==> flow/design.v <==
module aluDesign#(parameter W = 8, N = 4) (clk,rst,CE,MODE,CIN,INP_VALID,CMD,OPA,OPB, ERR,OV,COUT,G,L,E, RES);
    input clk,rst,CE,MODE,CIN;
    input [1:0] INP_VALID;
    input [N-1:0] CMD;
    input [W-1:0] OPA,OPB;
    output reg ERR,OV,COUT,G,L,E;
        output reg [2*W-1:0] RES;
        reg [2*W-1:0] res_comb;
    parameter INV_INP = 2'b00, OPA_VALID = 2'b01, OPB_VALID = 2'b10, OPA_AND_OPB_VALID = 2'b11;
    parameter SHIFT_W = $clog2(W);
    reg [W-1:0] opa_r,opb_r;
    reg [N-1:0] cmd_r;
    reg [1:0] valid_r;
    reg mode_r,cin_r;
    reg cout_comb,ov_comb,g_comb,l_comb,e_comb,err_comb;
    always@(posedge clk,posedge rst) begin
        if(rst) begin
            opa_r <= 0;
            opb_r <= 0;
            cmd_r <= 0;
            valid_r <= 0;
            cin_r <= 0;
            mode_r <= 0;
        end
        else if(CE) begin
            opa_r <= OPA;
            opb_r <= OPB;
            cmd_r <= CMD;
            valid_r <= INP_VALID;
            cin_r <= CIN;
            mode_r <= MODE;
       end
    end
    always@(*) begin
        if(CE) begin
            res_comb = 0;
            err_comb = 0;
            cout_comb = 0;
            ov_comb = 0;
            g_comb = 0;
            l_comb = 0;
            e_comb = 0;
            if(mode_r == 1) begin
                case(valid_r)
                    INV_INP : begin
                        res_comb = 0;
                        err_comb = 1;
                    end
                    OPA_VALID : begin
                        case(cmd_r)
                            4'b0100 : begin
                                res_comb = opa_r + 1;
                                cout_comb = res_comb[W];
                            end
                           4'b0101 : begin
                               res_comb = opa_r - 1;
                               ov_comb = res_comb[W];
                            end
                            default : err_comb = 1;
                        endcase
                    end
                    OPB_VALID : begin
                        case(cmd_r)
                            4'b0110 : begin
                                res_comb = opb_r + 1;
                                cout_comb = res_comb[W];
                            end
                            4'b0111 : begin
                                res_comb = opb_r - 1;
                                ov_comb = res_comb[W];
                            end
                            default : err_comb = 1;
                        endcase
                    end
                    OPA_AND_OPB_VALID : begin
                        case(cmd_r)
                            4'b0000 : begin
                                res_comb = opa_r + opb_r;
                                cout_comb = res_comb[W];
                            end
                            4'b0001 : begin
                                res_comb = opa_r - opb_r;
                                ov_comb = res_comb[W];
                            end
                            4'b0010 : begin
                                res_comb = opa_r + opb_r + cin_r;
                                cout_comb = res_comb[W];
                            end
                            4'b0011 : begin
                                res_comb = opa_r - opb_r - cin_r;
                                ov_comb = res_comb[W];
                            end
                            4'b1000 : begin
                                g_comb  = (opa_r > opb_r) ? 1:0;
                                l_comb = (opa_r < opb_r) ? 1:0;
                                e_comb = (opa_r == opb_r) ? 1:0;
                            end
                            4'b1001 : begin
                                res_comb = (opa_r + 1) * (opb_r + 1);
                            end
                            4'b1010 : begin
                                res_comb = (opa_r<<1) * (opb_r);
                            end
                            4'b1011 : begin
                                res_comb = $signed(opa_r) + $signed(opb_r);
                                ov_comb = (($signed(opa_r) > 0) && ($signed(opb_r) > 0) && ($signed(res_comb[W-1:0])<=0) || ($signed(opa_r) < 0) && ($signed(opb_r) < 0) && ($signed(res_comb[W-1:0]) >= 0));
                                g_comb  = ($signed(opa_r) > $signed(opb_r)) ? 1:0;
                                l_comb = ($signed(opa_r) < $signed(opb_r)) ? 1:0;
                                e_comb = ($signed(opa_r) == $signed(opb_r)) ? 1:0;
                            end
                            4'b1100 : begin
                                res_comb = $signed(opa_r) - $signed(opb_r);
                                ov_comb = (($signed(opa_r) > 0) && ($signed(opb_r) < 0) && ($signed(res_comb[W-1:0]) <= 0) || ($signed(opa_r) < 0) && ($signed(opb_r) > 0) && ($signed(res_comb[W-1:0]) >= 0));
                                g_comb  = ($signed(opa_r) > $signed(opb_r)) ? 1:0;
                                l_comb = ($signed(opa_r) < $signed(opb_r)) ? 1:0;
                                e_comb = ($signed(opa_r) == $signed(opb_r)) ? 1:0;
                            end
                            default : err_comb = 1;
                        endcase
                    end
                    default : err_comb = 1;
                endcase
            end
            else begin
                case(valid_r)
                    INV_INP : begin
                        res_comb = 0;
                        err_comb = 1;
                    end
                    OPA_VALID : begin
                        case(cmd_r)
                            4'b0110 : begin
                                res_comb = ~(opa_r);
                                res_comb[2*W-1 : 8] = 0;
                            end
                            4'b1000 : begin
                                res_comb = opa_r >> 1;
                            end
                            4'b1001 : begin
                                res_comb = opa_r << 1;
                            end
                            default : err_comb = 1;
                        endcase
                    end
                    OPB_VALID : begin
                        case(cmd_r)
                            4'b0111 : begin
                                res_comb = ~(opb_r);
                                res_comb[2*W-1 : 8] = 0;
                            end
                            4'b1010 : begin
                                res_comb = opb_r >> 1;
                            end
                            4'b1011 : begin
                                res_comb = opb_r << 1;
                            end
                            default : err_comb = 1;
                        endcase
                    end
                    OPA_AND_OPB_VALID : begin
                        case(cmd_r)
                            4'b0000 : begin
                                res_comb = opa_r & opb_r;
                            end
                            4'b0001 : begin
                                res_comb = ~(opa_r & opb_r);
                                res_comb[2*W-1 : 8] = 0;
                            end
                            4'b0010 : begin
                                res_comb = opa_r | opb_r;
                            end
                            4'b0011 : begin
                                res_comb = ~(opa_r | opb_r);
                                res_comb[2*W-1 : 8] = 0;
                            end
                            4'b0100 : begin
                                res_comb = opa_r ^ opb_r;
                            end
                            4'b0101 : begin
                                res_comb = ~(opa_r ^ opb_r);
                                res_comb[2*W-1 : 8] = 0;
                            end
                            4'b1100 : begin
                                if( |(opb_r[(W-1) : (SHIFT_W+1)])) begin
                                    err_comb = 1;
                                    res_comb = 0;
                                end
                                else
                                    res_comb = (opa_r << (opb_r[SHIFT_W-1:0])) | opa_r >> (W - (opb_r[SHIFT_W-1:0]));
                                    res_comb[2*W-1 : 8] = 0;
                            end
                            4'b1101 : begin
                                if( |(opb_r[(W-1) : (SHIFT_W+1)])) begin
                                    res_comb = 0;
                                    err_comb = 1;
                                end
                                else
                                    res_comb = (opa_r >> opb_r[SHIFT_W-1:0]) | opa_r << (W - opb_r[SHIFT_W-1:0]);
                                    res_comb[2*W-1 : 8] = 0;
                            end
                            default : err_comb = 1;
                        endcase
                    end
                    default : err_comb = 1;
                endcase
            end
        end
        else begin
           res_comb = 0;
           err_comb = 0;
           cout_comb = 0;
           ov_comb = 0;
           g_comb = 0;
           l_comb = 0;
           e_comb = 0;
        end
    end
    always@(posedge clk, posedge rst) begin
        if(rst) begin
            RES <= 0;
            COUT <= 0;
            OV <= 0;
            G <= 0;
            L <= 0;
            E <= 0;
            ERR  <= 0;
        end
        else if(CE) begin
            RES <= res_comb;
                COUT <= cout_comb;
                OV <= ov_comb;
                G <= g_comb;
                L <= l_comb;
                E <= e_comb;
                ERR  <= err_comb;
        end
    end
endmodule
* Step by step through the tools: aluDesign
Tool output for the design above, in the order of the flow.
Lines are those of the file above, counted from 1.
Operators carry their Yosys type and port widths (W data, S select, Z words).
Library cell names are shortened.
Not given: --
- Design top :: aluDesign
- Clock port :: clk
- Library :: sky130hd
- Timing corner :: tt_025C_1v80

* Word-level counts
Counts by Yosys on the flattened word-level netlist (proc, flatten, opt, wreduce; memories kept). Register bits leave out memories and registers merged into their read ports (data or address). Print and check cells are left out.
- ROM bits :: 0
- Clocked read ports x word width :: 0
- Input bits :: 27
- Bits in latches :: 0
- Memories kept :: 0
- Bits in registers :: 46
- RAM bits :: 0
- Multipliers :: 2
- Reduce/logical cells :: 22
- Multiplexer cells :: 48
- Bitwise operators :: 10
- Add/subtract/negate cells :: 11
- Shift operators :: 4
- Equality and inequality tests :: 18
- Order comparisons :: 12
- Div/mod/pow operators :: 0
** Operators with widths (number)
- $mul A9 B9 Y16 :: 1
- $pmux W16 S8 :: 1
- $pmux W16 S4 :: 2
- $mul A8 B8 Y15 :: 1
- $pmux W8 S8 :: 1
- $pmux W16 S2 :: 2
- $pmux W8 S3 :: 2
- $not A8 Y8 :: 5
- $shl A8 B32 Y8 :: 1
- $shr A8 B32 Y8 :: 1
- $eq A4 B4 Y1 const B :: 6
- $or A8 B8 Y8 :: 3
- $mux W1 :: 24
- $pmux W1 S4 :: 5
- $add A8 B1 Y9 const B :: 2
- $sub A8 B1 Y9 const B :: 2
- $add A8 B8 Y9 :: 2
- $sub A8 B8 Y9 :: 2
- $sub A16 B1 Y16 :: 1
- $eq A4 B3 Y1 const B :: 4
- $ge A8 B1 Y1 const B :: 2
- $gt A8 B1 Y1 const B :: 2
- $le A8 B1 Y1 const B :: 2
- $lt A8 B1 Y1 const B :: 2
- $gt A8 B8 Y1 :: 2
- $lt A8 B8 Y1 :: 2
- $eq A8 B8 Y1 :: 2
- $mux W16 :: 1
Other operator kinds: 21; their cells: 44.

* Logic depth
Depth = most cells in a row (Yosys ltp): at word level without a register or memory, in the mapped netlist without a sequential cell, where the memories' decode and read muxes count.
- Depth after elaboration :: 7
- ABC_AREA :: 0
- Mapped depth :: 25
- Mapped depth without buffers :: 21

* Mapped cells and area
Source: synth_stat.txt of the flow (Yosys; design flattened, memories mapped). It holds for the ABC_AREA given above (unset counts as 0); a run with the other value may have another netlist.
** Cells by type
- fa_1 :: number 86, area in all 1.72E+03 um^2
- ha_1 :: number 100, area in all 1251.2 um^2
- dfrtp_1 :: number 46, area in all 1.15E+03 um^2
- xnor2_1 :: number 72, area in all 630.605 um^2
- nor2_1 :: number 152, area in all 570.547 um^2
- inv_1 :: number 146, area in all 548.026 um^2
- nand2_1 :: number 129, area in all 484.214 um^2
- a21oi_1 :: number 78, area in all 390.374 um^2
- o21ai_0 :: number 68, area in all 340.326 um^2
- mux2i_1 :: number 19, area in all 190.182 um^2
- nand3_1 :: number 36, area in all 180.173 um^2
- xor2_1 :: number 19, area in all 166.41 um^2
- clkbuf_1 :: number 43, area in all 161.405 um^2
- nand2b_1 :: number 24, area in all 150.144 um^2
- a22oi_1 :: number 19, area in all 142.637 um^2
- nor3_1 :: number 27, area in all 135.13 um^2
- o221ai_1 :: number 15, area in all 131.376 um^2
- mux2_2 :: number 11, area in all 123.869 um^2
Other cell types: 74; their cells: 284.
- Mapped area :: 10598.9 um^2
- Sequential part of the area :: 1151.1 um^2
- Standard cells after synthesis :: 1374
- Flip-flop cells :: 46

* Timing after synthesis
Path of least setup slack by OpenSTA after synthesis, without wires, with an ideal clock, recovery checks aside; 20% of the period is set as input and as output delay. Where synthesis merged equal registers, the netlist keeps one of their names.
- Path type :: register -> register
- Start point :: register opb_r[1]
- End point :: register RES[14]
- Driving pins on the path :: 24
- Period :: 6000 ps
- Library setup time :: 83 ps
- Arrival time :: 5958 ps
- Data required time :: 5917 ps
- Path delay :: 6041 ps
- Path slack :: -42 ps
- Buffers on the path :: 4
- Time at the first pin :: 0 ps
- Synthesis period reached :: 6042 ps
"path delay" = arrival - input delay + setup time.
"driving pins on the path" counts driving pins, that of a launching flip-flop among them; a cell with two outputs on the path counts twice.
"synthesis period reached" = period - worst setup slack (recovery checks aside). The figure is calculated, with input and output delays left at 20% of the set period.
The rows between start and end are the longest chain of elaborated cells between them; the timing report does not say that the signal goes this way. Where chains are equally long, one stands for them.
A line is the first line of the expression or statement that the cell stems from. Yosys adds cells for indexed reads and writes and turns some case tables into memories.
- Cells stage by stage :: dfrtp_1 -> clkinv_1 -> clkbuf_1 -> ha_1 -> clkbuf_1 -> clkbuf_1 -> clkbuf_1 -> nand2_1 -> fa_1 -> inv_1 -> fa_1 -> ha_1 -> inv_1 -> fa_1 -> inv_1 -> fa_1 -> a21o_1 -> a211oi_1 -> o21ai_0 -> a31o_2 -> a21oi_1 -> xor2_1 -> o221a_2 -> o21ai_0
- Cells in the longest elaborated chain :: 5
- Elaborated cells on any way between the ends :: 12
- Classes of those cells :: add/sub: 6; mul: 2; mux: 4
** RTL lines, path post-synthesis
- start, declared :: RTL line 11 : reg [W-1:0] opa_r,opb_r;
- start, assigned :: RTL line 19 : opb_r <= 0;
- start, assigned :: RTL line 27 : opb_r <= OPB;
- $add A8 B1 Y9 :: RTL line 99 : res_comb = (opa_r + 1) * (opb_r + 1);
- $mul A9 B9 Y16 :: RTL line 99
- $pmux W16 S8 :: RTL line 76 : case(cmd_r)
- $pmux W16 S4 :: RTL line 44 : case(valid_r)
- $mux W16 :: RTL line 43 : if(mode_r == 1) begin
- end, assigned :: RTL line 220 : RES <= 0;
- end, assigned :: RTL line 229 : RES <= res_comb;
- end, declared :: RTL line 7 : output reg [2*W-1:0] RES;

* Path in the finished layout
From the final timing report of flow run 1: the path of least setup slack in the routed layout; clock arrival at registers is part of the times.
The path's times are printed in steps of 10 ps; the period is the one set.
- Path type :: register -> register
- Start point :: register opa_r[3]
- End point :: register RES[14]
- Time at the first pin :: 310 ps
- Data required time :: 3980 ps
- Library setup time :: 120 ps
- Period :: 3780 ps
- Driving pins on the path :: 22
- Arrival time :: 5720 ps
- Path slack :: -1730 ps
- Buffers on the path :: 2
The rows between start and end are the longest chain of elaborated cells between them; the timing report does not say that the signal goes this way. Where chains are equally long, one stands for them.
- Cells stage by stage :: dfrtp_2 -> clkbuf_8 -> nand4_1 -> or3_4 -> and2_1 -> clkbuf_8 -> or2_4 -> fa_1 -> inv_2 -> fa_1 -> inv_1 -> fa_1 -> fa_1 -> inv_2 -> ha_4 -> a211oi_4 -> o21ai_2 -> a31o_2 -> a21oi_4 -> xor2_2 -> o221a_2 -> o21ai_1
- Cells in the longest elaborated chain :: 5
- Elaborated cells on any way between the ends :: 12
- Classes of those cells :: add/sub: 6; mul: 2; mux: 4
** RTL lines, path after layout
- start, declared :: RTL line 11 : reg [W-1:0] opa_r,opb_r;
- start, assigned :: RTL line 18 : opa_r <= 0;
- start, assigned :: RTL line 26 : opa_r <= OPA;
- $add A8 B1 Y9 :: RTL line 99 : res_comb = (opa_r + 1) * (opb_r + 1);
- $mul A9 B9 Y16 :: RTL line 99
- $pmux W16 S8 :: RTL line 76 : case(cmd_r)
- $pmux W16 S4 :: RTL line 44 : case(valid_r)
- $mux W16 :: RTL line 43 : if(mode_r == 1) begin
- end, assigned :: RTL line 220 : RES <= 0;
- end, assigned :: RTL line 229 : RES <= res_comb;
- end, declared :: RTL line 7 : output reg [2*W-1:0] RES;

Measured data: module aluDesign, platform sky130hd, 3 stored runs of the flow under differing settings, order arbitrary. Input and output delays are each 20% of the period that was set; the output load is 0.01 pF.
"clock period achieved": clock period set for the run, less the worst setup slack. It is reckoned from that one timing run; input and output delays stay at 20% of the period that was set.
"critical path time" is the time allowed to the run's worst setup path (the clock period less input and output delay, where it has them) less its slack. Clock arrival times count: a late capture clock shortens it, a late launch clock lengthens it.
"power" is the tool's figure for a default switching activity; nothing was simulated.
"critical path time" is known to 10 ps.

** Flow run 1
- Settings :: CAP_MARGIN=30; CELL_PAD_IN_SITES_DETAIL_PLACEMENT=2; CORE_MARGIN=6; CORE_UTILIZATION=16; CTS_CLUSTER_DIAMETER=373; CTS_CLUSTER_SIZE=75; GPL_ROUTABILITY_DRIVEN=0; GPL_TIMING_DRIVEN=0; MAX_ROUTING_LAYER=met4; PLACE_DENSITY_LB_ADDON=0.15; SETUP_SLACK_MARGIN=0.68; SLEW_MARGIN=20; TNS_END_PERCENT=5; period_ns=3.78
- Post-synthesis cell area :: 10598.9 um^2
- Overall die area :: 72562.9 um^2
- Standard-cell area after layout :: 13905.8 um^2
- Utilization after layout :: 21.4 %
- Worst setup slack after layout :: -1732 ps
- Total negative slack on setup checks :: -17595 ps
- Final worst hold slack :: 493 ps
- Power :: 0.006279 W
- Clock period achieved :: 5512 ps
- Critical path time :: 5510 ps
- Worst path kind :: register -> register

** Flow run 2
- Settings :: CAP_MARGIN=15; CELL_PAD_IN_SITES_DETAIL_PLACEMENT=2; CELL_PAD_IN_SITES_GLOBAL_PLACEMENT=2; CORE_MARGIN=6; CORE_UTILIZATION=16; CTS_CLUSTER_DIAMETER=105; CTS_CLUSTER_SIZE=75; GPL_ROUTABILITY_DRIVEN=0; GPL_TIMING_DRIVEN=0; MAX_ROUTING_LAYER=met4; PLACE_DENSITY_LB_ADDON=0.15; SETUP_SLACK_MARGIN=0.68; SLEW_MARGIN=40; TNS_END_PERCENT=5; period_ns=5.52
- Post-synthesis cell area :: 10598.9 um^2
- Overall die area :: 72562.9 um^2
- Standard-cell area after layout :: 13902.1 um^2
- Utilization after layout :: 21.4 %
- Worst setup slack after layout :: 2 ps
- Total negative slack on setup checks :: 0 ps
- Final worst hold slack :: 497 ps
- Power :: 0.004412 W
- Clock period achieved :: 5518 ps
- Critical path time :: 5520 ps
- Worst path kind :: register -> register

** Flow run 3
- Settings :: CORE_UTILIZATION=40; period_ns=6.0; CAP_MARGIN=20; CORE_MARGIN=2; SLEW_MARGIN=20
- Post-synthesis cell area :: 10598.9 um^2
- Overall die area :: 27815.6 um^2
- Standard-cell area after layout :: 11852.6 um^2
- Utilization after layout :: 45.5 %
- Worst setup slack after layout :: 348 ps
- Total negative slack on setup checks :: 0 ps
- Final worst hold slack :: 496 ps
- Power :: 0.003285 W
- Clock period achieved :: 5652 ps
- Critical path time :: 5650 ps
- Worst path kind :: register -> register
